==> flow/design.v <==
module bldc_esc #(parameter DATA_WIDTH = 16,parameter debounce = 3)(
  input clk,              		 
  input reset,            		 
  input pwm_en,						 
  input encoder_a,  				 
  input encoder_b,  				 
  input [DATA_WIDTH-1:0] pwm_period,	 
  input [DATA_WIDTH-1:0] period_reference,	 
  input [DATA_WIDTH-1:0] Kp_ext, 
  input [DATA_WIDTH-1:0] Ki_ext, 
  input [DATA_WIDTH-1:0] Kd_ext, 
  input override_internal_pid,		 
  output reg motor_positive,   		 
  output reg motor_negative 			 
);
  reg motor_pwm;
  reg [DATA_WIDTH-1:0] pwm_counter;
  reg [DATA_WIDTH-1:0] pwm_duty_cycle;
  reg [1:0]encoder_state;
  reg [1:0]prev_encoder_state;
  reg [1:0]pwm_direction;
  reg [DATA_WIDTH-1:0] period_speed ; 
  reg [DATA_WIDTH-1:0] speed_ctr;
  reg [DATA_WIDTH-1:0] Kp ;
  reg [DATA_WIDTH-1:0] Ki ;
  reg [DATA_WIDTH-1:0] Kd ;
  reg signed[DATA_WIDTH-1:0] error;
  reg signed[(DATA_WIDTH)-1:0] integral;
  reg signed[DATA_WIDTH-1:0] derivative;
  reg signed [(DATA_WIDTH)-1:0] pid_output;
  reg signed[DATA_WIDTH-1:0] previous_error;
  reg [2:0] encoder_a_shift_reg;
  reg encoder_a_reg;
  reg [2:0] encoder_b_shift_reg;
  reg encoder_b_reg;
 always @(posedge clk or posedge reset) begin
    if (reset) begin
        integral <= 16'b0;
        pwm_counter <= {DATA_WIDTH{1'b0}};
        encoder_state <= 2'b0;
        prev_encoder_state <= 2'b0;
        pwm_direction<=2'b00;
        motor_positive<=1'b0;
        motor_negative<=1'b0;
        Kp <= 16'd1;
        Ki <= 16'd0;
        Kd <= 16'd0;
        speed_ctr<={DATA_WIDTH{1'b0}};
        previous_error <= {DATA_WIDTH{1'b0}};
        error<=8'b0;
        period_speed <= 16'b0;
        pid_output <= 16'b0;
        derivative <= 16'b0;
        pwm_duty_cycle <= 16'b0;
        motor_pwm <= 1'b0;
        encoder_a_shift_reg <= 3'b0;
        encoder_a_reg <= 1'b0;
        encoder_b_shift_reg <= 3'b0;
        encoder_b_reg <= 1'b0;
    end 
    else begin
        encoder_a_shift_reg <= {encoder_a_shift_reg[debounce-2:0],encoder_a};
        if (encoder_a_shift_reg == {debounce{1'b0}} || encoder_a_shift_reg == {debounce{1'b1}})begin
            encoder_a_reg <= encoder_a_shift_reg[0];
        end
        encoder_b_shift_reg <= {encoder_b_shift_reg[debounce-2:0],encoder_b};
        if (encoder_b_shift_reg == {debounce{1'b0}} || encoder_b_shift_reg == {debounce{1'b1}})begin
            encoder_b_reg <= encoder_b_shift_reg[0];
        end
        pid_output <= Kp * error + Ki * integral + Kd * derivative;	 
        if(pid_output<1) begin			 
			pwm_duty_cycle<=pwm_period;
		end 
		else if (pid_output>pwm_period) begin	 
			pwm_duty_cycle<=1;
		end 
		else begin
			pwm_duty_cycle<= pid_output;	 
		end
        derivative <= error - previous_error;
        if (integral + error > 2047) begin  
            integral <= 2047;  
        end 
        else if (integral + error < -2048) begin
            integral <= -2048; 
        end 
        else begin
            integral <= integral + error;  
        end
        previous_error<=error;
        error <= period_reference - period_speed;
        motor_pwm <= (pwm_counter < pwm_duty_cycle) & pwm_en;  
        if (pwm_counter == pwm_period) begin
            pwm_counter <= 16'd0;
        end
        else begin
            pwm_counter <= pwm_counter + 1;
        end
        encoder_state <= {encoder_a_reg, encoder_b_reg};
        prev_encoder_state <= encoder_state;
        case ({encoder_state, prev_encoder_state})
            4'b0100, 4'b1101,4'b1011: begin 
                pwm_direction<=2'b10;
            end
            4'b1000,4'b1110,4'b0111: begin 
                pwm_direction<=2'b01;
            end
            4'b1100, 4'b0011, 4'b1001,4'b0110: begin 
                pwm_direction<=2'b00;
            end
            default: begin
                pwm_direction<=pwm_direction; 
            end
        endcase
        if(pwm_en==1'b0)begin
            motor_positive<=1'b0;
            motor_negative<=1'b0;
		end 
		else begin
            case(pwm_direction)
                2'b00: begin
      				if(period_reference>32767) begin  
						motor_positive<=1'b0;
						motor_negative<=motor_pwm;
					end
					else begin
						motor_positive<=motor_pwm;
						motor_negative<=1'b0;
					end
                end 
                2'b01:begin
                    motor_positive<=1'b0;
                    motor_negative<=motor_pwm;
                end
                2'b10:begin
                    motor_positive<=motor_pwm;
                    motor_negative<=1'b0;
                end
                default: begin
                    motor_positive <= 1'b0;
                    motor_negative <= 1'b0;
                end
            endcase
        end
		if(override_internal_pid) begin
			Kp<=Kp_ext;
			Ki<=Ki_ext;
			Kd<=Kd_ext;
		end 
		else begin
			Kp<=Kp;
			Ki<=Ki;
			Kd<=Kd;
		end
      if((prev_encoder_state[0]==1'b0 && encoder_a_reg==1'b1) || speed_ctr==16'h00ff) begin
            period_speed<=speed_ctr;
            speed_ctr<={DATA_WIDTH{1'b0}};
        end else begin
            speed_ctr<=speed_ctr+1;
        end
    end
 end
endmodule
From RTL to reports: bldc_esc
What the tools print for bldc_esc, step after step.
Line numbers count from 1 in the design file above.
Library cell names are shortened.
{"block": "inputs", "top_module": "bldc_esc", "clock_port": "clk", "library": "sky130hd", "pvt_corner": "tt_025C_1v80"}

After elaboration
Yosys after proc, flatten, opt, wreduce and memory -nomap, before mapping. Memory bits, and registers merged into a memory's read port (data or address), are not among the register bits. Print and check cells are not counted.
{"block": "bits", "ff_bits": 209, "in_bits": 86, "wordCells": 81}
{"block": "classes", "add_sub_neg": 8, "n_mul": 3, "compare": 6, "equal": 16, "n_mux": 13, "bitwise": 2, "reduce_logical": 11}
{"block": "ops", "op": "multiplier 16 x 16 -> 16 bit", "count": 3}
{"block": "ops", "op": "2-to-1 mux 16 bit", "count": 6}
{"block": "ops", "op": "adder 16 bit", "count": 3}
{"block": "ops", "op": "adder 16 x 1 -> 16 bit with constant B", "count": 2}
{"block": "ops", "op": "subtractor 16 bit", "count": 2}
{"block": "ops", "op": "== test 4 bit with constant B", "count": 6}
{"block": "ops", "op": "adder 16 x 16 -> 17 bit", "count": 1}
{"block": "ops", "op": "> comparator 17 x 12 -> 1 bit with constant B", "count": 1}
{"block": "ops", "op": "< comparator 17 x 12 -> 1 bit with constant B", "count": 1}
{"block": "ops", "op": "> comparator 16 x 15 -> 1 bit with constant B", "count": 1}
{"block": "ops", "op": "> comparator 16 bit", "count": 1}
{"block": "ops", "op": "< comparator 16 bit", "count": 1}
{"block": "ops", "op": "== test 16 bit", "count": 1}
{"block": "ops", "op": "< comparator 16 x 2 -> 1 bit with constant B", "count": 1}
{"block": "ops", "op": "== test 16 x 8 -> 1 bit with constant B", "count": 1}
{"block": "ops", "op": "== test 4 x 3 -> 1 bit with constant B", "count": 3}
{"block": "ops", "op": "== test 3 bit with constant B", "count": 2}
{"block": "ops", "op": "logical NOT 3 bit", "count": 2}
{"block": "ops", "op": "OR reduction 3 bit", "count": 2}
{"block": "ops", "op": "case mux 2 bit (select 3 bit)", "count": 1}
{"block": "ops", "op": "== test 4 x 2 -> 1 bit with constant B", "count": 1}
{"block": "ops", "op": "OR reduction 4 bit", "count": 1}
{"block": "ops", "op": "case mux 1 bit (select 2 bit)", "count": 2}
{"block": "ops", "op": "2-to-1 mux 1 bit", "count": 4}
{"block": "ops", "op": "logical OR 1 bit", "count": 3}
{"block": "ops", "op": "nonzero test 3 bit", "count": 1}
{"block": "ops", "op": "== test 2 x 1 -> 1 bit with constant B", "count": 1}
{"block": "ops", "op": "== test 2 bit with constant B", "count": 1}
Other operator kinds: 4; their cells: 4.

Depth
Longest topological path by Yosys (ltp), each cell counted once; first at word level (registers and memories cut), then after technology mapping (sequential cells cut; the memories' decode and read muxes count).
{"block": "depth", "word_depth": 4, "abc_area": 0, "depth_mapped": 25, "ltp_nobuf": 24}

Synthesis result
The flow's flattened synthesis, as Yosys stat reports it; memories are mapped. The netlist is that of the ABC_AREA named above (0 if unset); the other value can give another one.
The area totals of this step are shown rounded.
{"block": "synth_totals", "cell_count": 2364, "synth_area_mm2": 0.023, "seqArea_mm2": 0.0053, "flip_flops": 210, "n_buf": 65}
{"block": "by_type", "type": "fa_1", "count": 291}
{"block": "by_type", "type": "dfrtp_1", "count": 208}
{"block": "by_type", "type": "ha_1", "count": 215}
{"block": "by_type", "type": "inv_1", "count": 492}
{"block": "by_type", "type": "and2_1", "count": 266}
{"block": "by_type", "type": "xnor2_1", "count": 136}
{"block": "by_type", "type": "nand2_1", "count": 203}
{"block": "by_type", "type": "mux2_2", "count": 50}
{"block": "by_type", "type": "xor2_1", "count": 47}
{"block": "by_type", "type": "nor2_1", "count": 76}
{"block": "by_type", "type": "a21oi_1", "count": 47}
{"block": "by_type", "type": "clkbuf_1", "count": 60}
{"block": "by_type", "type": "o21ai_0", "count": 44}
{"block": "by_type", "type": "nand3_1", "count": 27}
{"block": "by_type", "type": "and3_1", "count": 16}
{"block": "by_type", "type": "nor3_1", "count": 20}
{"block": "by_type", "type": "o21a_1", "count": 12}
{"block": "by_type", "type": "o22ai_1", "count": 14}
Other cell types: 42; their cells: 140.

Timing after synthesis
Path of least setup slack by OpenSTA after synthesis, without wires, with an ideal clock, recovery checks aside; 20% of the period is set as input and as output delay. Where synthesis merged equal registers, the netlist keeps one of their names.
{"block": "synth_timing", "kind": "register to register", "startpoint": "reg error[3]", "endpoint": "reg pid_output[15]", "clock_period_ns": 8.0, "setup_time_ns": 0.080, "t_first_pin_ns": 0.000, "t_arrival_ns": 6.584, "required_time_ns": 7.920, "slack_ns": 1.336, "delay_ns": 6.664, "driving_pins": 25, "synth_period_reached_ns": 6.664}
"delay_ns" = arrival - input delay + setup time.
"driving_pins" counts driving pins, that of a launching flip-flop among them; a cell with two outputs on the path counts twice.
"synth_period_reached_ns" is the clock period less the worst setup slack; recovery checks do not enter. This is arithmetic on one report: input and output delays are still those of the set period (20% each).
Between the ends stands the longest chain of elaborated cells between them, by number of cells; it is not shown to be the way that was timed. Of several equally long chains one is given.
Each line given opens the expression or statement behind the cell; cells for indexed reads and writes are added by Yosys, which also makes memories of some case tables.
{"block": "synth_between", "cell_sequence": "dfrtp_1 clkbuf_1 and2_1 fa_1 inv_1 fa_1 fa_1 inv_1 fa_1 inv_1 fa_1 inv_1 fa_1 fa_1 fa_1 inv_1 fa_1 inv_1 ha_1 inv_1 o21bai_1 a21oi_1 o21ai_0 o41ai_1 xnor2_1", "elab_chain_cells": 3, "cone_cells": 3, "lines_between": 1}
{"block": "synth_lines", "item": "start: declaration", "line_no": 27, "rtl": "reg signed[DATA_WIDTH-1:0] error;"}
{"block": "synth_lines", "item": "start: assignment", "line_no": 50, "rtl": "error<=8'b0;"}
{"block": "synth_lines", "item": "start: assignment", "line_no": 91, "rtl": "error <= period_reference - period_speed;"}
{"block": "synth_lines", "item": "multiplier 16 x 16 -> 16 bit", "line_no": 70, "rtl": "pid_output <= Kp * error + Ki * integral + Kd * derivative;"}
{"block": "synth_lines", "item": "adder 16 bit (2 in a row)", "line_no": 70}
{"block": "synth_lines", "item": "end: assignment", "line_no": 52, "rtl": "pid_output <= 16'b0;"}
{"block": "synth_lines", "item": "end: assignment", "line_no": 70}
{"block": "synth_lines", "item": "end: declaration", "line_no": 30, "rtl": "reg signed [(DATA_WIDTH)-1:0] pid_output;"}

Path in the finished layout
Path of least setup slack in the final report of stored run 1 (OpenROAD, finished layout, wires in). Where an end is a register, its clock arrival counts in the times.
{"block": "layout_timing", "kind": "register to register", "startpoint": "reg Ki[2]", "endpoint": "reg pid_output[15]", "clock_period_ns": 4.24, "setup_time_ns": 0.08, "t_first_pin_ns": 0.62, "t_arrival_ns": 7.44, "required_time_ns": 4.76, "slack_ns": -2.68, "driving_pins": 22}
Between the ends stands the longest chain of elaborated cells between them, by number of cells; it is not shown to be the way that was timed. Of several equally long chains one is given.
A register here has more assigning lines than the two given.
{"block": "layout_between", "cell_sequence": "dfrtp_1 and2_1 fa_1 fa_1 inv_1 fa_1 fa_1 fa_1 fa_1 fa_2 inv_2 fa_1 inv_2 fa_2 xnor2_2 xnor2_1 xnor2_1 xnor2_1 xnor2_1 xnor2_1 buf_4 xnor2_2", "elab_chain_cells": 3, "cone_cells": 3, "lines_between": 1}
{"block": "layout_lines", "item": "start: declaration", "line_no": 25, "rtl": "reg [DATA_WIDTH-1:0] Ki ;"}
{"block": "layout_lines", "item": "start: assignment", "line_no": 147, "rtl": "Ki<=Ki_ext;"}
{"block": "layout_lines", "item": "start: assignment", "line_no": 152, "rtl": "Ki<=Ki;"}
{"block": "layout_lines", "item": "multiplier 16 x 16 -> 16 bit", "line_no": 70, "rtl": "pid_output <= Kp * error + Ki * integral + Kd * derivative;"}
{"block": "layout_lines", "item": "adder 16 bit (2 in a row)", "line_no": 70}
{"block": "layout_lines", "item": "end: assignment", "line_no": 52, "rtl": "pid_output <= 16'b0;"}
{"block": "layout_lines", "item": "end: assignment", "line_no": 70}
{"block": "layout_lines", "item": "end: declaration", "line_no": 30, "rtl": "reg signed [(DATA_WIDTH)-1:0] pid_output;"}

Memo
Re: implementation data of bldc_esc

Top module bldc_esc; platform sky130hd; tools Yosys and OpenROAD; 2 stored runs in no particular order. Input and output delays are each 20% of the period that was set; the output load is 0.01 pF.
"timing.achieved_period_ns" means the clock period less the worst setup slack. The figure is calculated, with input and output delays left at 20% of the set period.
"worst_setup_path_time_ns" = time allowed to the worst setup path (clock period - input delay - output delay, where it has them) - its slack; a late launch clock adds to it, a late capture clock takes from it.
Values from the reports are rounded here.

{"run": "stored run 1", "settings": { "CELL_PAD_IN_SITES_DETAIL_PLACEMENT": 1, "CORE_ASPECT_RATIO": 0.67, "CORE_MARGIN": 6, "CORE_UTILIZATION": 28, "CTS_CLUSTER_DIAMETER": 103, "GPL_ROUTABILITY_DRIVEN": 0, "HOLD_SLACK_MARGIN": -0.04, "MAX_ROUTING_LAYER": "met5", "MIN_ROUTING_LAYER": "met2", "PLACE_DENSITY_LB_ADDON": 0.15, "SETUP_SLACK_MARGIN": 0.16, "TNS_END_PERCENT": 55, "period_ns": 4.24, "CAP_MARGIN": 20, "SLEW_MARGIN": 20 }, "results": { "timing.achieved_period_ns": 6.925, "setup_ws_ns": -2.7, "total_die_area_mm2": 0.088, "synth_area_mm2": 0.023, "timing.hold.ws_ns": 0.39, "total_negative_slack_ns": -25, "worst_setup_path_time_ns": 6.92, "critical_path_kind": "register to register", "finalCellArea_mm2": 0.029 }}
{"run": "stored run 2", "settings": { "CORE_UTILIZATION": 64, "PLACE_DENSITY": 0.6, "period_ns": 7.4, "CAP_MARGIN": 20, "CORE_MARGIN": 2, "SLEW_MARGIN": 20 }, "results": { "timing.achieved_period_ns": 7.165, "setup_ws_ns": 0.24, "total_die_area_mm2": 0.037, "synth_area_mm2": 0.023, "timing.hold.ws_ns": 0.38, "total_negative_slack_ns": 0.000, "worst_setup_path_time_ns": 7.16, "critical_path_kind": "register to register", "finalCellArea_mm2": 0.025 }}
